==> flow/design.v <==
module PE_16( 
  input         clock, 
  input  [7:0]  io_in_a, 
  input  [7:0] io_in_b, 
  input  [15:0] io_in_d, 
  output [7:0]  io_out_a,
  output [7:0] io_out_b, 
  output [15:0] io_out_c,
  input         io_in_control_propagate, 
  output        io_out_control_propagate 
);
  wire [7:0] _T_36;    
  wire [7:0] _T_37;    
  wire [15:0] _T_38;   
  wire [15:0] _T_39;   
  wire [15:0] _GEN_20; 
  wire [15:0] _T_40; 
  wire [15:0] _T_41; 
  wire [15:0] _T_78; 
  wire [15:0] _T_79; 
  wire [15:0] _GEN_1; 
  wire [15:0] _GEN_13; 
  wire  _T_99; 
  wire [18:0] _GEN_25; 
  assign _T_36 = io_in_b;  
  assign _T_37 = $signed(_T_36);
  assign _T_38 = $signed(_T_37) * $signed(io_in_a); 
  assign _GEN_20 = _T_38; 
  assign _T_40 = $signed(_GEN_20) + $signed(_T_39); 
  assign _T_41 = $signed(_T_40); 
  assign io_out_a = io_in_a; 											
  assign io_out_b = io_in_b; 											
  assign io_out_control_propagate = io_in_control_propagate;			
double_buffer uutDB(.clock(clock),.io_in_control_propagate(io_in_control_propagate),.io_in_d(io_in_d),.io_in_c(_T_41),.c_fb(_T_39),.c_out(io_out_c)
    );
endmodule
module double_buffer(
input clock,
input io_in_control_propagate, 
input [15:0]io_in_d, 
input [15:0]io_in_c, 
output [15:0] c_fb,  
output [15:0] c_out 
    );
reg [15:0] c1_s; 
reg [15:0] c2_s;
always @(posedge clock) 
begin
 if (io_in_control_propagate)
	  begin
        c1_s <= io_in_d;
      end 
 else 
      begin
        c1_s <= io_in_c;
      end
if (!io_in_control_propagate) 
	  begin
        c2_s <= io_in_d;
      end 
 else 
	  begin
        c2_s <= io_in_c;
	  end
end
assign c_fb =io_in_control_propagate?c2_s:c1_s;
assign c_out=!io_in_control_propagate?c2_s:c1_s;
endmodule
module Tile( 
  input         clock, 
  input  [7:0]  io_in_a_0, 
  input  [7:0] io_in_b_0, 
  input  [15:0] io_in_d_0, 
  input         io_in_control_0_propagate, 
  output [7:0]  io_out_a_0, 
  output [15:0] io_out_c_0, 
  output [7:0] io_out_b_0, 
  output        io_out_control_0_propagate
);
  wire  tile_0_0_clock; 
  wire [7:0] tile_0_0_io_in_a; 
  wire [7:0] tile_0_0_io_in_b;
  wire [15:0] tile_0_0_io_in_d;
  wire [7:0] tile_0_0_io_out_a;
  wire [7:0] tile_0_0_io_out_b; 
  wire [15:0] tile_0_0_io_out_c; 
  wire  tile_0_0_io_in_control_propagate; 
  wire  tile_0_0_io_out_control_propagate;
  PE_16 tile_0_0 ( 
    .clock(tile_0_0_clock),
    .io_in_a(tile_0_0_io_in_a),
    .io_in_b(tile_0_0_io_in_b),
    .io_in_d(tile_0_0_io_in_d),
    .io_out_a(tile_0_0_io_out_a),
    .io_out_b(tile_0_0_io_out_b),
    .io_out_c(tile_0_0_io_out_c),
    .io_in_control_propagate(tile_0_0_io_in_control_propagate),
    .io_out_control_propagate(tile_0_0_io_out_control_propagate)
  );
  assign io_out_a_0 = tile_0_0_io_out_a; 
  assign io_out_c_0 = tile_0_0_io_out_c; 
  assign io_out_b_0 = tile_0_0_io_out_b; 
  assign io_out_control_0_propagate = tile_0_0_io_out_control_propagate;
  assign tile_0_0_clock = clock;
  assign tile_0_0_io_in_a = io_in_a_0; 
  assign tile_0_0_io_in_b = io_in_b_0; 
  assign tile_0_0_io_in_d = io_in_d_0; 
  assign tile_0_0_io_in_control_propagate = io_in_control_0_propagate; 
 endmodule
module Mesh( 
  input         clock, 
  input  [7:0]  io_in_a_0_0, 
  input  [7:0]  io_in_a_1_0, 
  input  [7:0]  io_in_a_2_0, 
  input  [7:0]  io_in_a_3_0, 
  input  [7:0]  io_in_d_0_0, 
  input  [7:0]  io_in_d_1_0, 
  input  [7:0]  io_in_d_2_0, 
  input  [7:0]  io_in_d_3_0, 
  input  [15:0]  io_in_b_0_0, 
  input  [15:0]  io_in_b_1_0, 
  input  [15:0]  io_in_b_2_0, 
  input  [15:0]  io_in_b_3_0, 
  input         io_in_control_0_0_propagate, 
  input         io_in_control_1_0_propagate, 
  input         io_in_control_2_0_propagate, 
  input         io_in_control_3_0_propagate, 
  output reg [15:0] io_out_c_0_0, 
  output reg [15:0] io_out_c_1_0, 
  output reg [15:0] io_out_c_2_0, 
  output reg [15:0] io_out_c_3_0
 );
  wire  mesh_0_0_clock; 		  			
  wire [7:0] mesh_0_0_io_in_a_0;  			
  wire [7:0] mesh_0_0_io_in_b_0; 			
  wire [15:0] mesh_0_0_io_in_d_0; 			
  wire  mesh_0_0_io_in_control_0_propagate; 
  wire [7:0] mesh_0_0_io_out_a_0; 			
  wire [15:0] mesh_0_0_io_out_c_0;			
  wire [7:0] mesh_0_0_io_out_b_0;			
  wire  mesh_0_0_io_out_control_0_propagate;
  wire  mesh_0_1_clock; 
  wire [7:0] mesh_0_1_io_in_a_0; 
  wire [7:0] mesh_0_1_io_in_b_0;
  wire [15:0] mesh_0_1_io_in_d_0;
  wire  mesh_0_1_io_in_control_0_propagate; 
  wire [7:0] mesh_0_1_io_out_a_0; 
  wire [15:0] mesh_0_1_io_out_c_0;
  wire [7:0] mesh_0_1_io_out_b_0;
  wire  mesh_0_1_io_out_control_0_propagate; 
  wire  mesh_0_2_clock; 			
  wire [7:0] mesh_0_2_io_in_a_0; 	
  wire [7:0] mesh_0_2_io_in_b_0; 	
  wire [15:0] mesh_0_2_io_in_d_0; 	
  wire  mesh_0_2_io_in_control_0_propagate; 
  wire [7:0] mesh_0_2_io_out_a_0; 
  wire [15:0] mesh_0_2_io_out_c_0;
  wire [7:0] mesh_0_2_io_out_b_0;
  wire  mesh_0_2_io_out_control_0_propagate; 
  wire  mesh_0_3_clock; 		 
  wire [7:0] mesh_0_3_io_in_a_0; 
  wire [7:0] mesh_0_3_io_in_b_0;
  wire [15:0] mesh_0_3_io_in_d_0;
  wire  mesh_0_3_io_in_control_0_propagate; 
  wire [7:0] mesh_0_3_io_out_a_0; 
  wire [15:0] mesh_0_3_io_out_c_0;
  wire [7:0] mesh_0_3_io_out_b_0;
  wire  mesh_0_3_io_out_control_0_propagate; 
  wire  mesh_1_0_clock;
  wire [7:0] mesh_1_0_io_in_a_0; 
  wire [7:0] mesh_1_0_io_in_b_0;
  wire [15:0] mesh_1_0_io_in_d_0;
  wire  mesh_1_0_io_in_control_0_propagate; 
  wire [7:0] mesh_1_0_io_out_a_0; 
  wire [15:0] mesh_1_0_io_out_c_0;
  wire [7:0] mesh_1_0_io_out_b_0;
  wire  mesh_1_0_io_out_control_0_propagate;
  wire  mesh_1_1_clock; 		 
  wire [7:0] mesh_1_1_io_in_a_0; 
  wire [7:0] mesh_1_1_io_in_b_0;
  wire [15:0] mesh_1_1_io_in_d_0;
  wire  mesh_1_1_io_in_control_0_propagate; 
  wire [7:0] mesh_1_1_io_out_a_0; 			
  wire [15:0] mesh_1_1_io_out_c_0;			
  wire [7:0] mesh_1_1_io_out_b_0;			
  wire  mesh_1_1_io_out_control_0_propagate;
  wire  mesh_1_2_clock; 
  wire [7:0] mesh_1_2_io_in_a_0; 
  wire [7:0] mesh_1_2_io_in_b_0;
  wire [15:0] mesh_1_2_io_in_d_0;
  wire  mesh_1_2_io_in_control_0_propagate; 
  wire [7:0] mesh_1_2_io_out_a_0; 
  wire [15:0] mesh_1_2_io_out_c_0;
  wire [7:0] mesh_1_2_io_out_b_0;
  wire  mesh_1_2_io_out_control_0_propagate;
  wire  mesh_1_3_clock; 		 
  wire [7:0] mesh_1_3_io_in_a_0; 
  wire [7:0] mesh_1_3_io_in_b_0;
  wire [15:0] mesh_1_3_io_in_d_0;
  wire  mesh_1_3_io_in_control_0_propagate; 
  wire [7:0] mesh_1_3_io_out_a_0; 
  wire [15:0] mesh_1_3_io_out_c_0;
  wire [7:0] mesh_1_3_io_out_b_0;
  wire  mesh_1_3_io_out_control_0_propagate;
  wire  mesh_2_0_clock; 
  wire [7:0] mesh_2_0_io_in_a_0; 
  wire [7:0] mesh_2_0_io_in_b_0;
  wire [15:0] mesh_2_0_io_in_d_0;
  wire  mesh_2_0_io_in_control_0_propagate; 
  wire [7:0] mesh_2_0_io_out_a_0; 			
  wire [15:0] mesh_2_0_io_out_c_0;			
  wire [7:0] mesh_2_0_io_out_b_0;			
  wire  mesh_2_0_io_out_control_0_propagate;
  wire  mesh_2_1_clock;						
  wire [7:0] mesh_2_1_io_in_a_0; 			
  wire [7:0] mesh_2_1_io_in_b_0;			
  wire [15:0] mesh_2_1_io_in_d_0;			
  wire  mesh_2_1_io_in_control_0_propagate; 
  wire [7:0] mesh_2_1_io_out_a_0; 			
  wire [15:0] mesh_2_1_io_out_c_0;			
  wire [7:0] mesh_2_1_io_out_b_0;			
  wire  mesh_2_1_io_out_control_0_propagate;
  wire  mesh_2_2_clock; 		 			
  wire [7:0] mesh_2_2_io_in_a_0; 			
  wire [7:0] mesh_2_2_io_in_b_0;			
  wire [15:0] mesh_2_2_io_in_d_0;			
  wire  mesh_2_2_io_in_control_0_propagate; 
  wire [7:0] mesh_2_2_io_out_a_0; 			
  wire [15:0] mesh_2_2_io_out_c_0;			
  wire [7:0] mesh_2_2_io_out_b_0;			
  wire  mesh_2_2_io_out_control_0_propagate;
  wire  mesh_2_3_clock; 		 			
  wire [7:0] mesh_2_3_io_in_a_0; 			
  wire [7:0] mesh_2_3_io_in_b_0;			
  wire [15:0] mesh_2_3_io_in_d_0;			
  wire  mesh_2_3_io_in_control_0_propagate; 
  wire [7:0] mesh_2_3_io_out_a_0; 			
  wire [15:0] mesh_2_3_io_out_c_0;			
  wire [7:0] mesh_2_3_io_out_b_0;			
  wire  mesh_2_3_io_out_control_0_propagate;
  wire  mesh_3_0_clock;			 
  wire [7:0] mesh_3_0_io_in_a_0; 
  wire [7:0] mesh_3_0_io_in_b_0;
  wire [15:0] mesh_3_0_io_in_d_0;
  wire  mesh_3_0_io_in_control_0_propagate; 
  wire [7:0] mesh_3_0_io_out_a_0; 
  wire [15:0] mesh_3_0_io_out_c_0;
  wire [7:0] mesh_3_0_io_out_b_0;
  wire  mesh_3_0_io_out_control_0_propagate;
  wire  mesh_3_1_clock; 		 
  wire [7:0] mesh_3_1_io_in_a_0; 
  wire [7:0] mesh_3_1_io_in_b_0;
  wire [15:0] mesh_3_1_io_in_d_0;
  wire  mesh_3_1_io_in_control_0_propagate; 
  wire [7:0] mesh_3_1_io_out_a_0; 
  wire [15:0] mesh_3_1_io_out_c_0;
  wire [7:0] mesh_3_1_io_out_b_0;
  wire  mesh_3_1_io_out_control_0_propagate;
  wire  mesh_3_2_clock; 
  wire [7:0] mesh_3_2_io_in_a_0; 
  wire [7:0] mesh_3_2_io_in_b_0;
  wire [15:0] mesh_3_2_io_in_d_0;
  wire  mesh_3_2_io_in_control_0_propagate; 
  wire [7:0] mesh_3_2_io_out_a_0; 
  wire [15:0] mesh_3_2_io_out_c_0;
  wire [7:0] mesh_3_2_io_out_b_0;
  wire  mesh_3_2_io_out_control_0_propagate;
  wire  mesh_3_3_clock;
  wire [7:0] mesh_3_3_io_in_a_0; 
  wire [7:0] mesh_3_3_io_in_b_0;
  wire [15:0] mesh_3_3_io_in_d_0;
  wire  mesh_3_3_io_in_control_0_propagate; 
  wire [7:0] mesh_3_3_io_out_a_0; 
  wire [15:0] mesh_3_3_io_out_c_0;
  wire [7:0] mesh_3_3_io_out_b_0;
  wire  mesh_3_3_io_out_control_0_propagate;
  reg [7:0] _T_1_0; 
  reg [7:0] _T_2_0; 
  reg [7:0] _T_3_0; 
  reg [7:0] _T_4_0; 
  reg [7:0] _T_10_0;
  reg [7:0] _T_11_0;
  reg [7:0] _T_12_0; 
  reg [7:0] _T_13_0; 
  reg [7:0] _T_19_0; 
  reg [7:0] _T_20_0; 
  reg [7:0] _T_21_0; 
  reg [7:0] _T_22_0; 
  reg [7:0] _T_28_0;  
  reg [7:0] _T_29_0;  
  reg [7:0] _T_30_0;  
  reg [7:0] _T_31_0;  
  reg [7:0]  _T_74_0;
  reg [7:0]  _T_75_0; 
  reg [7:0]  _T_76_0; 
  reg [7:0]  _T_77_0; 
  reg [7:0]  _T_84_0;
  reg [7:0]  _T_85_0; 
  reg [7:0]  _T_86_0; 
  reg [7:0]  _T_87_0; 
  reg [7:0]  _T_94_0; 
  reg [7:0]  _T_95_0; 
  reg [7:0]  _T_96_0; 
  reg [7:0]  _T_97_0; 
  reg [7:0]  _T_98_0; 
  reg [7:0]  _T_99_0; 
  reg [7:0]  _T_100_0;
  reg [7:0]  _T_101_0; 
  reg [7:0]  _T_104_0; 
  reg [7:0]  _T_105_0; 
  reg [7:0]  _T_106_0; 
  reg [7:0]  _T_107_0; 
  reg [15:0] _T_154_0;
  reg [15:0] _T_155_0; 
  reg [15:0] _T_156_0; 
  reg [15:0] _T_157_0; 
  reg [15:0] _T_164_0; 
  reg [15:0] _T_165_0;
  reg [15:0] _T_166_0;
  reg [15:0] _T_167_0;
  reg [15:0] _T_174_0; 
  reg [15:0] _T_175_0;
  reg [15:0] _T_176_0;
  reg [15:0] _T_177_0;
  reg [15:0] _T_184_0; 
  reg [15:0] _T_185_0;
  reg [15:0] _T_186_0;
  reg [15:0] _T_187_0;
  reg  _T_236; 
  reg  _T_239; 
  reg  _T_242; 
  reg  _T_245; 
  reg  _T_262; 
  reg  _T_265; 
  reg  _T_268; 
  reg  _T_271; 
  reg  _T_288; 
  reg  _T_291; 
  reg  _T_294; 
  reg  _T_297; 
  reg  _T_314; 
  reg  _T_317; 
  reg  _T_320; 
  reg  _T_323; 
  Tile mesh_0_0 ( 
    .clock(mesh_0_0_clock),
    .io_in_a_0(mesh_0_0_io_in_a_0),
    .io_in_b_0(mesh_0_0_io_in_b_0),
    .io_in_d_0(mesh_0_0_io_in_d_0),
    .io_in_control_0_propagate(mesh_0_0_io_in_control_0_propagate),
    .io_out_a_0(mesh_0_0_io_out_a_0),
    .io_out_c_0(mesh_0_0_io_out_c_0),
    .io_out_b_0(mesh_0_0_io_out_b_0),
    .io_out_control_0_propagate(mesh_0_0_io_out_control_0_propagate)
  );
  Tile mesh_0_1 ( 
    .clock(mesh_0_1_clock),
    .io_in_a_0(mesh_0_1_io_in_a_0),
    .io_in_b_0(mesh_0_1_io_in_b_0),
    .io_in_d_0(mesh_0_1_io_in_d_0),
    .io_in_control_0_propagate(mesh_0_1_io_in_control_0_propagate),
    .io_out_a_0(mesh_0_1_io_out_a_0),
    .io_out_c_0(mesh_0_1_io_out_c_0),
    .io_out_b_0(mesh_0_1_io_out_b_0),
    .io_out_control_0_propagate(mesh_0_1_io_out_control_0_propagate)
  );
  Tile mesh_0_2 ( 
    .clock(mesh_0_2_clock),
    .io_in_a_0(mesh_0_2_io_in_a_0),
    .io_in_b_0(mesh_0_2_io_in_b_0),
    .io_in_d_0(mesh_0_2_io_in_d_0),
    .io_in_control_0_propagate(mesh_0_2_io_in_control_0_propagate),
    .io_out_a_0(mesh_0_2_io_out_a_0),
    .io_out_c_0(mesh_0_2_io_out_c_0),
    .io_out_b_0(mesh_0_2_io_out_b_0),
    .io_out_control_0_propagate(mesh_0_2_io_out_control_0_propagate)
  );
  Tile mesh_0_3 (
    .clock(mesh_0_3_clock),
    .io_in_a_0(mesh_0_3_io_in_a_0),
    .io_in_b_0(mesh_0_3_io_in_b_0),
    .io_in_d_0(mesh_0_3_io_in_d_0),
    .io_in_control_0_propagate(mesh_0_3_io_in_control_0_propagate),
    .io_out_a_0(mesh_0_3_io_out_a_0),
    .io_out_c_0(mesh_0_3_io_out_c_0),
    .io_out_b_0(mesh_0_3_io_out_b_0),
    .io_out_control_0_propagate(mesh_0_3_io_out_control_0_propagate)
  );
   Tile mesh_1_0 ( 
    .clock(mesh_1_0_clock),
    .io_in_a_0(mesh_1_0_io_in_a_0),
    .io_in_b_0(mesh_1_0_io_in_b_0),
    .io_in_d_0(mesh_1_0_io_in_d_0),
    .io_in_control_0_propagate(mesh_1_0_io_in_control_0_propagate),
    .io_out_a_0(mesh_1_0_io_out_a_0),
    .io_out_c_0(mesh_1_0_io_out_c_0),
    .io_out_b_0(mesh_1_0_io_out_b_0),
    .io_out_control_0_propagate(mesh_1_0_io_out_control_0_propagate)
  );
  Tile mesh_1_1 ( 
    .clock(mesh_1_1_clock),
    .io_in_a_0(mesh_1_1_io_in_a_0),
    .io_in_b_0(mesh_1_1_io_in_b_0),
    .io_in_d_0(mesh_1_1_io_in_d_0),
    .io_in_control_0_propagate(mesh_1_1_io_in_control_0_propagate),
    .io_out_a_0(mesh_1_1_io_out_a_0),
    .io_out_c_0(mesh_1_1_io_out_c_0),
    .io_out_b_0(mesh_1_1_io_out_b_0),
    .io_out_control_0_propagate(mesh_1_1_io_out_control_0_propagate)
     );
  Tile mesh_1_2 ( 
    .clock(mesh_1_2_clock),
    .io_in_a_0(mesh_1_2_io_in_a_0),
    .io_in_b_0(mesh_1_2_io_in_b_0),
    .io_in_d_0(mesh_1_2_io_in_d_0),
    .io_in_control_0_propagate(mesh_1_2_io_in_control_0_propagate),
    .io_out_a_0(mesh_1_2_io_out_a_0),
    .io_out_c_0(mesh_1_2_io_out_c_0),
    .io_out_b_0(mesh_1_2_io_out_b_0),
    .io_out_control_0_propagate(mesh_1_2_io_out_control_0_propagate)
      );
  Tile mesh_1_3 ( 
    .clock(mesh_1_3_clock),
    .io_in_a_0(mesh_1_3_io_in_a_0),
    .io_in_b_0(mesh_1_3_io_in_b_0),
    .io_in_d_0(mesh_1_3_io_in_d_0),
    .io_in_control_0_propagate(mesh_1_3_io_in_control_0_propagate),
    .io_out_a_0(mesh_1_3_io_out_a_0),
    .io_out_c_0(mesh_1_3_io_out_c_0),
    .io_out_b_0(mesh_1_3_io_out_b_0),
    .io_out_control_0_propagate(mesh_1_3_io_out_control_0_propagate)
      );
   Tile mesh_2_0 ( 
    .clock(mesh_2_0_clock),
    .io_in_a_0(mesh_2_0_io_in_a_0),
    .io_in_b_0(mesh_2_0_io_in_b_0),
    .io_in_d_0(mesh_2_0_io_in_d_0),
    .io_in_control_0_propagate(mesh_2_0_io_in_control_0_propagate),
    .io_out_a_0(mesh_2_0_io_out_a_0),
    .io_out_c_0(mesh_2_0_io_out_c_0),
    .io_out_b_0(mesh_2_0_io_out_b_0),
    .io_out_control_0_propagate(mesh_2_0_io_out_control_0_propagate)
     );
  Tile mesh_2_1 ( 
    .clock(mesh_2_1_clock),
    .io_in_a_0(mesh_2_1_io_in_a_0),
    .io_in_b_0(mesh_2_1_io_in_b_0),
    .io_in_d_0(mesh_2_1_io_in_d_0),
    .io_in_control_0_propagate(mesh_2_1_io_in_control_0_propagate),
    .io_out_a_0(mesh_2_1_io_out_a_0),
    .io_out_c_0(mesh_2_1_io_out_c_0),
    .io_out_b_0(mesh_2_1_io_out_b_0),
    .io_out_control_0_propagate(mesh_2_1_io_out_control_0_propagate)
     );
  Tile mesh_2_2 (
    .clock(mesh_2_2_clock),
    .io_in_a_0(mesh_2_2_io_in_a_0),
    .io_in_b_0(mesh_2_2_io_in_b_0),
    .io_in_d_0(mesh_2_2_io_in_d_0),
    .io_in_control_0_propagate(mesh_2_2_io_in_control_0_propagate),
    .io_out_a_0(mesh_2_2_io_out_a_0),
    .io_out_c_0(mesh_2_2_io_out_c_0),
    .io_out_b_0(mesh_2_2_io_out_b_0),
    .io_out_control_0_propagate(mesh_2_2_io_out_control_0_propagate)
     );
  Tile mesh_2_3 ( 
    .clock(mesh_2_3_clock),
    .io_in_a_0(mesh_2_3_io_in_a_0),
    .io_in_b_0(mesh_2_3_io_in_b_0),
    .io_in_d_0(mesh_2_3_io_in_d_0),
    .io_in_control_0_propagate(mesh_2_3_io_in_control_0_propagate),
    .io_out_a_0(mesh_2_3_io_out_a_0),
    .io_out_c_0(mesh_2_3_io_out_c_0),
    .io_out_b_0(mesh_2_3_io_out_b_0),
    .io_out_control_0_propagate(mesh_2_3_io_out_control_0_propagate)
     );
    Tile mesh_3_0 ( 
    .clock(mesh_3_0_clock),
    .io_in_a_0(mesh_3_0_io_in_a_0),
    .io_in_b_0(mesh_3_0_io_in_b_0),
    .io_in_d_0(mesh_3_0_io_in_d_0),
    .io_in_control_0_propagate(mesh_3_0_io_in_control_0_propagate),
    .io_out_a_0(mesh_3_0_io_out_a_0),
    .io_out_c_0(mesh_3_0_io_out_c_0),
    .io_out_b_0(mesh_3_0_io_out_b_0),
    .io_out_control_0_propagate(mesh_3_0_io_out_control_0_propagate)
  );
  Tile mesh_3_1 ( 
    .clock(mesh_3_1_clock),
    .io_in_a_0(mesh_3_1_io_in_a_0),
    .io_in_b_0(mesh_3_1_io_in_b_0),
    .io_in_d_0(mesh_3_1_io_in_d_0),
    .io_in_control_0_propagate(mesh_3_1_io_in_control_0_propagate),
    .io_out_a_0(mesh_3_1_io_out_a_0),
    .io_out_c_0(mesh_3_1_io_out_c_0),
    .io_out_b_0(mesh_3_1_io_out_b_0),
    .io_out_control_0_propagate(mesh_3_1_io_out_control_0_propagate)
  );
  Tile mesh_3_2 ( 
    .clock(mesh_3_2_clock),
    .io_in_a_0(mesh_3_2_io_in_a_0),
    .io_in_b_0(mesh_3_2_io_in_b_0),
    .io_in_d_0(mesh_3_2_io_in_d_0),
    .io_in_control_0_propagate(mesh_3_2_io_in_control_0_propagate),
    .io_out_a_0(mesh_3_2_io_out_a_0),
    .io_out_c_0(mesh_3_2_io_out_c_0),
    .io_out_b_0(mesh_3_2_io_out_b_0),
    .io_out_control_0_propagate(mesh_3_2_io_out_control_0_propagate)
  );
  Tile mesh_3_3 ( 
    .clock(mesh_3_3_clock),
    .io_in_a_0(mesh_3_3_io_in_a_0),
    .io_in_b_0(mesh_3_3_io_in_b_0),
    .io_in_d_0(mesh_3_3_io_in_d_0),
    .io_in_control_0_propagate(mesh_3_3_io_in_control_0_propagate),
    .io_out_a_0(mesh_3_3_io_out_a_0),
    .io_out_c_0(mesh_3_3_io_out_c_0),
    .io_out_b_0(mesh_3_3_io_out_b_0),
    .io_out_control_0_propagate(mesh_3_3_io_out_control_0_propagate)
   );
always @(posedge clock) begin
  io_out_c_0_0 <= mesh_3_0_io_out_c_0; 
  io_out_c_1_0 <= mesh_3_1_io_out_c_0; 
  io_out_c_2_0 <= mesh_3_2_io_out_c_0; 
  io_out_c_3_0 <= mesh_3_3_io_out_c_0; 
end
  assign mesh_0_0_clock = clock; 	  
  assign mesh_0_0_io_in_a_0 = _T_1_0; 
  assign mesh_0_0_io_in_b_0 = _T_74_0;
  assign mesh_0_0_io_in_d_0 = _T_154_0; 
  assign mesh_0_0_io_in_control_0_propagate = _T_236; 
  assign mesh_0_1_clock = clock; 		
  assign mesh_0_1_io_in_a_0 = _T_2_0; 	
  assign mesh_0_1_io_in_b_0 = _T_84_0; 
  assign mesh_0_1_io_in_d_0 = _T_164_0;
  assign mesh_0_1_io_in_control_0_propagate = _T_262; 
  assign mesh_0_2_clock = clock; 		
  assign mesh_0_2_io_in_a_0 = _T_3_0; 	
  assign mesh_0_2_io_in_b_0 = _T_94_0; 
  assign mesh_0_2_io_in_d_0 = _T_174_0;
  assign mesh_0_2_io_in_control_0_propagate = _T_288; 
  assign mesh_0_3_clock = clock; 		
  assign mesh_0_3_io_in_a_0 = _T_4_0; 	
  assign mesh_0_3_io_in_b_0 = _T_104_0;
  assign mesh_0_3_io_in_d_0 = _T_184_0;
  assign mesh_0_3_io_in_control_0_propagate = _T_314; 
  assign mesh_1_0_clock = clock; 		
  assign mesh_1_0_io_in_a_0 = _T_10_0; 	
  assign mesh_1_0_io_in_b_0 = _T_75_0; 	
  assign mesh_1_0_io_in_d_0 = _T_155_0; 
  assign mesh_1_0_io_in_control_0_propagate = _T_239; 
  assign mesh_1_1_clock = clock; 		
  assign mesh_1_1_io_in_a_0 = _T_11_0; 
  assign mesh_1_1_io_in_b_0 = _T_85_0; 
  assign mesh_1_1_io_in_d_0 = _T_165_0;
  assign mesh_1_1_io_in_control_0_propagate = _T_265; 
  assign mesh_1_2_clock = clock; 		
  assign mesh_1_2_io_in_a_0 = _T_12_0; 
  assign mesh_1_2_io_in_b_0 = _T_95_0; 
  assign mesh_1_2_io_in_d_0 = _T_175_0;
  assign mesh_1_2_io_in_control_0_propagate = _T_291; 
  assign mesh_1_3_clock = clock; 		
  assign mesh_1_3_io_in_a_0 = _T_13_0; 
  assign mesh_1_3_io_in_b_0 = _T_105_0;
  assign mesh_1_3_io_in_d_0 = _T_185_0;
  assign mesh_1_3_io_in_control_0_propagate = _T_317; 
  assign mesh_2_0_clock = clock; 		
  assign mesh_2_0_io_in_a_0 = _T_19_0; 
  assign mesh_2_0_io_in_b_0 = _T_76_0; 
  assign mesh_2_0_io_in_d_0 = _T_156_0;
  assign mesh_2_0_io_in_control_0_propagate = _T_242; 
  assign mesh_2_1_clock = clock; 		
  assign mesh_2_1_io_in_a_0 = _T_20_0; 
  assign mesh_2_1_io_in_b_0 = _T_86_0; 
  assign mesh_2_1_io_in_d_0 = _T_166_0;
  assign mesh_2_1_io_in_control_0_propagate = _T_268; 
  assign mesh_2_2_clock = clock; 		
  assign mesh_2_2_io_in_a_0 = _T_21_0; 
  assign mesh_2_2_io_in_b_0 = _T_96_0; 
  assign mesh_2_2_io_in_d_0 = _T_176_0;
  assign mesh_2_2_io_in_control_0_propagate = _T_294; 
  assign mesh_2_3_clock = clock; 		
  assign mesh_2_3_io_in_a_0 = _T_22_0; 
  assign mesh_2_3_io_in_b_0 = _T_106_0;
  assign mesh_2_3_io_in_d_0 = _T_186_0;
  assign mesh_2_3_io_in_control_0_propagate = _T_320; 
  assign mesh_3_0_clock = clock; 		
  assign mesh_3_0_io_in_a_0 = _T_28_0; 
  assign mesh_3_0_io_in_b_0 = _T_77_0; 
  assign mesh_3_0_io_in_d_0 = _T_157_0;
  assign mesh_3_0_io_in_control_0_propagate = _T_245; 
  assign mesh_3_1_clock = clock; 		
  assign mesh_3_1_io_in_a_0 = _T_29_0; 
  assign mesh_3_1_io_in_b_0 = _T_87_0; 
  assign mesh_3_1_io_in_d_0 = _T_167_0;
  assign mesh_3_1_io_in_control_0_propagate = _T_271; 
  assign mesh_3_2_clock = clock; 		
  assign mesh_3_2_io_in_a_0 = _T_30_0; 
  assign mesh_3_2_io_in_b_0 = _T_97_0; 
  assign mesh_3_2_io_in_d_0 = _T_177_0;
  assign mesh_3_2_io_in_control_0_propagate = _T_297; 
  assign mesh_3_3_clock = clock; 		
  assign mesh_3_3_io_in_a_0 = _T_31_0; 
  assign mesh_3_3_io_in_b_0 = _T_107_0;
  assign mesh_3_3_io_in_d_0 = _T_187_0;
  assign mesh_3_3_io_in_control_0_propagate = _T_323; 
  always @(posedge clock) begin
    _T_1_0 <= io_in_a_0_0;
    _T_2_0 <= mesh_0_0_io_out_a_0;
    _T_3_0 <= mesh_0_1_io_out_a_0;
    _T_4_0 <= mesh_0_2_io_out_a_0;
    _T_10_0 <= io_in_a_1_0;
    _T_11_0 <= mesh_1_0_io_out_a_0;
    _T_12_0 <= mesh_1_1_io_out_a_0;
    _T_13_0 <= mesh_1_2_io_out_a_0;
    _T_19_0 <= io_in_a_2_0;
    _T_20_0 <= mesh_2_0_io_out_a_0;
    _T_21_0 <= mesh_2_1_io_out_a_0;
    _T_22_0 <= mesh_2_2_io_out_a_0;
    _T_28_0 <= io_in_a_3_0;;
    _T_29_0 <= mesh_3_0_io_out_a_0;
    _T_30_0 <= mesh_3_1_io_out_a_0;
    _T_31_0 <= mesh_3_2_io_out_a_0;
    _T_74_0 <= io_in_d_0_0;
    _T_75_0 <= mesh_0_0_io_out_b_0;
    _T_76_0 <= mesh_1_0_io_out_b_0;
    _T_77_0 <= mesh_2_0_io_out_b_0;
    _T_84_0 <= io_in_d_1_0;
    _T_85_0 <= mesh_0_1_io_out_b_0;
    _T_86_0 <= mesh_1_1_io_out_b_0;
    _T_87_0 <= mesh_2_1_io_out_b_0;
    _T_94_0 <=  io_in_d_2_0;
    _T_95_0 <= mesh_0_2_io_out_b_0;
    _T_96_0 <= mesh_1_2_io_out_b_0;
    _T_97_0 <= mesh_2_2_io_out_b_0;
    _T_104_0 <= io_in_d_3_0;
    _T_105_0 <= mesh_0_3_io_out_b_0;
    _T_106_0 <= mesh_1_3_io_out_b_0;
    _T_107_0 <= mesh_2_3_io_out_b_0;
    _T_154_0 <= io_in_b_0_0;
    _T_155_0 <= mesh_0_0_io_out_c_0;
    _T_156_0 <= mesh_1_0_io_out_c_0;
    _T_157_0 <= mesh_2_0_io_out_c_0;
    _T_164_0 <= io_in_b_1_0;
    _T_165_0 <= mesh_0_1_io_out_c_0;
    _T_166_0 <= mesh_1_1_io_out_c_0;
    _T_167_0 <= mesh_2_1_io_out_c_0;
    _T_174_0 <= io_in_b_2_0;
    _T_175_0 <= mesh_0_2_io_out_c_0;
    _T_176_0 <= mesh_1_2_io_out_c_0;
    _T_177_0 <= mesh_2_2_io_out_c_0;
    _T_184_0 <= io_in_b_3_0;
    _T_185_0 <= mesh_0_3_io_out_c_0;
    _T_186_0 <= mesh_1_3_io_out_c_0;
    _T_187_0 <= mesh_2_3_io_out_c_0;
    _T_236 <= io_in_control_0_0_propagate;
    _T_239 <= mesh_0_0_io_out_control_0_propagate;
    _T_242 <= mesh_1_0_io_out_control_0_propagate;
    _T_245 <= mesh_2_0_io_out_control_0_propagate;
	_T_262 <=io_in_control_1_0_propagate;
    _T_265 <= mesh_0_1_io_out_control_0_propagate;
    _T_268 <= mesh_1_1_io_out_control_0_propagate;
    _T_271 <= mesh_2_1_io_out_control_0_propagate;
    _T_288 <=  io_in_control_2_0_propagate;
    _T_291 <= mesh_0_2_io_out_control_0_propagate;
    _T_294 <= mesh_1_2_io_out_control_0_propagate;
    _T_297 <= mesh_2_2_io_out_control_0_propagate;
    _T_314 <= io_in_control_3_0_propagate;
    _T_317 <= mesh_0_3_io_out_control_0_propagate;
    _T_320 <= mesh_1_3_io_out_control_0_propagate;
    _T_323 <= mesh_2_3_io_out_control_0_propagate;
  end
endmodule
# ---- Tool chain data of Mesh
# Tool output for the design above, in the order of the flow.
# Lines are those of the file above, counted from 1.
# Operators: Yosys type, input widths -> output width; for muxes data width and select width s.
# Library cell names are shortened.
# The mark n/a stands for no value.
dict set report setup {
  design {Mesh}
  clock {clock}
  lib {sky130hd}
  corner {tt_025C_1v80}
}

# ---- After elaboration
# Yosys after proc, flatten, opt, wreduce and memory -nomap, before mapping. Enables and synchronous resets that opt folds into registers are not counted as muxes. Memory bits, and registers merged into a memory's read port (data or address), are not among the register bits. Print and check cells are not counted. Equal cells are merged and count once.
dict set report classes {
  n_mul 16
  add_sub_neg 16
  muxes 64
}
# cell count
set ops {}
lappend ops {{$mul 8x8->16} 16}
lappend ops {{$mux 16} 64}
lappend ops {{$add 16x16->16} 16}
dict set report bits {
  out_inout_bits 64
  ff_bits 1104
  inputBits 133
  elab_cells 196
}

# ---- Logic depth
# Depth = most cells in a row (Yosys ltp): at word level without a register or memory, in the mapped netlist without a sequential cell, where the memories' decode and read muxes count.
dict set report depth {
  depth_word 3
  abc_area 0
  depth_mapped 20
  ltp_nobuf 17
}

# ---- Mapped cells and area
# Yosys stat after the flow's synthesis: flattened, memories mapped to cells. It holds for the ABC_AREA given above (unset counts as 0); a run with the other value may have another netlist.
# cell count type_area_um2
set by_type {}
lappend by_type {fa_1 1136 2.27E+04}
lappend by_type {dfxtp_1 1104 2.21E+04}
lappend by_type {ha_1 592 7.41E+03}
lappend by_type {mux2_2 621 6.99E+03}
lappend by_type {inv_1 1151 4.32E+03}
lappend by_type {and2_1 512 3.2E+03}
lappend by_type {mux2i_1 224 2242.15}
lappend by_type {nand2_1 591 2.22E+03}
lappend by_type {xnor2_1 204 1.79E+03}
lappend by_type {a21oi_1 181 905.869}
lappend by_type {xor2_1 100 875.84}
lappend by_type {nor2_1 198 743.213}
lappend by_type {o21ai_0 110 550.528}
lappend by_type {clkbuf_1 105 394.128}
lappend by_type {o21bai_1 48 360.346}
lappend by_type {a21o_1 47 352.838}
lappend by_type {o21ba_4 16 260.25}
lappend by_type {a211oi_1 32 240.23}
# Other cell types: 20; their cells: 298.
dict set report mapped {
  seq_area_um2 22101.2
  stdcells 7270
  buf_cells 146
  ff_cells 1104
  yosys_area_um2 79881.6
}
# The figures by module come from a second, unflattened synthesis with its own total; it is not the netlist above.
dict set report unflattened {
  hier_cells 7360
  hier_area_um2 87984.4
}
# Each row is one instance without its submodules.
# module mod_area_um2 mod_seq_area_um2 n_cells instances
set modules {}
lappend modules {PE_16 3040.4 0.0 320 16}
lappend modules {double_buffer 1717.9 640.6 103 16}
lappend modules {Mesh 11851.4 11851.4 592 1}
lappend modules {Tile 0.0 0.0 0 16}

# ---- Timing after synthesis
# OpenSTA on the mapped netlist: ideal clock, no wires. The path of least setup slack (recovery checks aside). Input and output delay are each 20% of the period. Register names are those of the netlist, which keeps one name where synthesis merged equal registers.
dict set report synth_path {
  path_kind {flip-flop to flip-flop}
  start {register _T_239}
  end {register mesh_1_0.tile_0_0.uutDB.c2_s[14]}
  required_ps 5080
  clock_period_ps 5200
  path_buffers 3
  path_delay_ps 5318
  slack_ps -118
  launch_ps 0
  setup_time_ps 120
  path_stages 21
  t_arrival_ps 5198
  synth_period_reached_ps 5318
}
# "path_delay_ps" = arrival - input delay + setup time.
# "path_stages": output pins that drive a net of the path, with the launching flip-flop's if there is one; two outputs of one cell count as two.
# "synth_period_reached_ps" = period - worst setup slack (recovery checks aside). The figure is calculated, with input and output delays left at 20% of the set period.
# The rows between start and end are the longest chain of elaborated cells between them; the timing report does not say that the signal goes this way. Where chains are equally long, one stands for them.
# A line is the first line of the expression or statement that the cell stems from. Yosys adds cells for indexed reads and writes and turns some case tables into memories.
dict set report synth_via {
  path_cell_list {dfxtp_1 > clkbuf_1 > clkbuf_1 > buf_2 > mux2i_1 > fa_1 > inv_1 > fa_1 > ha_1 > inv_1 > fa_1 > inv_1 > ha_1 > ha_1 > fa_1 > a21o_1 > a21oi_2 > o21ba_4 > o211ai_2 > and4b_1 > a211o_1}
  elab_chain_len 3
  cone_cells 3
  lines_between 3
  classes_between {add/sub (1); mux (2)}
}
# item line_no
set synth_lines {}
lappend synth_lines {{start, declared} 330} ;# reg  _T_239;
lappend synth_lines {{start, assigned} 657} ;# _T_239 <= mesh_0_0_io_out_control_0_propagate;
lappend synth_lines {{$mux 16} 66} ;# assign c_fb =io_in_control_propagate?c2_s:c1_s;
lappend synth_lines {{$add 16x16->16} 29} ;# assign _T_40 = $signed(_GEN_20) + $signed(_T_39);
lappend synth_lines {{$mux 16} 57} ;# if (!io_in_control_propagate)
lappend synth_lines {{end, assigned} 59} ;# c2_s <= io_in_d;
lappend synth_lines {{end, assigned} 63} ;# c2_s <= io_in_c;
lappend synth_lines {{end, declared} 46} ;# reg [15:0] c2_s;

# ---- Path in the finished layout
# From the final timing report of job 1: the path of least setup slack in the routed layout; clock arrival at registers is part of the times.
# The path's times are printed in steps of 10 ps; the period is the one set.
dict set report layout_path {
  path_kind {flip-flop to flip-flop}
  start {register _T_242}
  end {register mesh_2_0.tile_0_0.uutDB.c1_s[13]}
  slack_ps 160
  path_stages 20
  path_buffers 4
  required_ps 5870
  setup_time_ps 110
  launch_ps 780
  clock_period_ps 5200
  t_arrival_ps 5720
}
# The rows between start and end are the longest chain of elaborated cells between them; the timing report does not say that the signal goes this way. Where chains are equally long, one stands for them.
dict set report layout_via {
  path_cell_list {dfxtp_4 > buf_8 > clkbuf_16 > buf_12 > mux2i_2 > fa_1 > inv_1 > fa_1 > inv_1 > fa_1 > inv_1 > fa_2 > fa_1 > ha_4 > or3_4 > o2111ai_2 > buf_4 > nand2_1 > xor2_2 > mux2_2}
  elab_chain_len 3
  cone_cells 3
  lines_between 3
  classes_between {add/sub (1); mux (2)}
}
# item line_no
set layout_lines {}
lappend layout_lines {{start, declared} 331} ;# reg  _T_242;
lappend layout_lines {{start, assigned} 658} ;# _T_242 <= mesh_1_0_io_out_control_0_propagate;
lappend layout_lines {{$mux 16} 66} ;# assign c_fb =io_in_control_propagate?c2_s:c1_s;
lappend layout_lines {{$add 16x16->16} 29} ;# assign _T_40 = $signed(_GEN_20) + $signed(_T_39);
lappend layout_lines {{$mux 16} 49} ;# if (io_in_control_propagate)
lappend layout_lines {{end, assigned} 51} ;# c1_s <= io_in_d;
lappend layout_lines {{end, assigned} 55} ;# c1_s <= io_in_c;
lappend layout_lines {{end, declared} 45} ;# reg [15:0] c1_s;

# Record of 5 stored runs of the RTL-to-layout flow on Mesh, platform sky130hd. The runs are unordered. Constraints: input delay and output delay 20% of the set period each, output load 0.01 pF.
# "achieved_clock_period_ps": clock period set for the run, less the worst setup slack. It is reckoned from that one timing run; input and output delays stay at 20% of the period that was set.
# "critical_path_time_ps" = time allowed to the worst setup path (clock period - input delay - output delay, where it has them) - its slack; a late launch clock adds to it, a late capture clock takes from it.
# "critical_path_time_ps" is given in steps of 10 ps.
run="job 1" settings CELL_PAD_IN_SITES_GLOBAL_PLACEMENT=2 CORE_UTILIZATION=40 CTS_CLUSTER_DIAMETER=64 GPL_TIMING_DRIVEN=0 PLACE_DENSITY=0.6 period_ns=5.2 CAP_MARGIN=20 CORE_MARGIN=2 SLEW_MARGIN=20
run="job 1" results die_area_um2=203293.0 critical_path_time_ps=5040 worst_path_kind="flip-flop to flip-flop" utilization_frac=0.467 post_synth_area_um2=79881.6 setup_tns_ps=0 final_stdcell_area_um2=93029.2 holdWs_ps=345 achieved_clock_period_ps=5043 timing.setup.ws_ps=157
run="job 2" settings ABC_AREA=1 CAP_MARGIN=30 CELL_PAD_IN_SITES_GLOBAL_PLACEMENT=2 CORE_UTILIZATION=57 CTS_CLUSTER_DIAMETER=64 CTS_CLUSTER_SIZE=49 GPL_TIMING_DRIVEN=0 PLACE_DENSITY=0.6 SLEW_MARGIN=35 period_ns=5.2 CORE_MARGIN=2
run="job 2" outcome="incomplete, placement halted on GPL-0301"
run="job 3" settings ABC_AREA=1 CELL_PAD_IN_SITES_DETAIL_PLACEMENT=0 CORE_UTILIZATION=57 CTS_CLUSTER_SIZE=41 GPL_TIMING_DRIVEN=1 MIN_ROUTING_LAYER="met1" PLACE_DENSITY=0.53 TNS_END_PERCENT=25 period_ns=3.14 CAP_MARGIN=20 CORE_MARGIN=2 SLEW_MARGIN=20
run="job 3" results die_area_um2=149695.0 critical_path_time_ps=4490 worst_path_kind="flip-flop to flip-flop" utilization_frac=0.776 post_synth_area_um2=83571.4 setup_tns_ps=-402861 final_stdcell_area_um2=113008.0 holdWs_ps=307 achieved_clock_period_ps=4493 timing.setup.ws_ps=-1353
run="job 4" settings ABC_AREA=1 CAP_MARGIN=15 CELL_PAD_IN_SITES_DETAIL_PLACEMENT=2 CELL_PAD_IN_SITES_GLOBAL_PLACEMENT=1 CORE_MARGIN=4 CTS_CLUSTER_SIZE=87 MAX_ROUTING_LAYER="met5" MIN_ROUTING_LAYER="met2" PLACE_DENSITY=0.46 SLEW_MARGIN=30 TNS_END_PERCENT=85 period_ns=5.2 CORE_UTILIZATION=40
run="job 4" results die_area_um2=216304.0 critical_path_time_ps=4990 worst_path_kind="flip-flop to flip-flop" utilization_frac=0.455 post_synth_area_um2=83571.4 setup_tns_ps=0 final_stdcell_area_um2=94353.0 holdWs_ps=372 achieved_clock_period_ps=4990 timing.setup.ws_ps=210
run="job 5" settings ABC_AREA=1 CAP_MARGIN=30 CELL_PAD_IN_SITES_GLOBAL_PLACEMENT=2 CORE_UTILIZATION=50 CTS_CLUSTER_DIAMETER=218 CTS_CLUSTER_SIZE=49 GPL_TIMING_DRIVEN=0 PLACE_DENSITY_LB_ADDON=0.22 SLEW_MARGIN=35 period_ns=5.17 CORE_MARGIN=2
run="job 5" results die_area_um2=170429.0 critical_path_time_ps=4950 worst_path_kind="flip-flop to flip-flop" utilization_frac=0.539 post_synth_area_um2=83571.4 setup_tns_ps=0 final_stdcell_area_um2=89864.9 holdWs_ps=358 achieved_clock_period_ps=4948 timing.setup.ws_ps=222
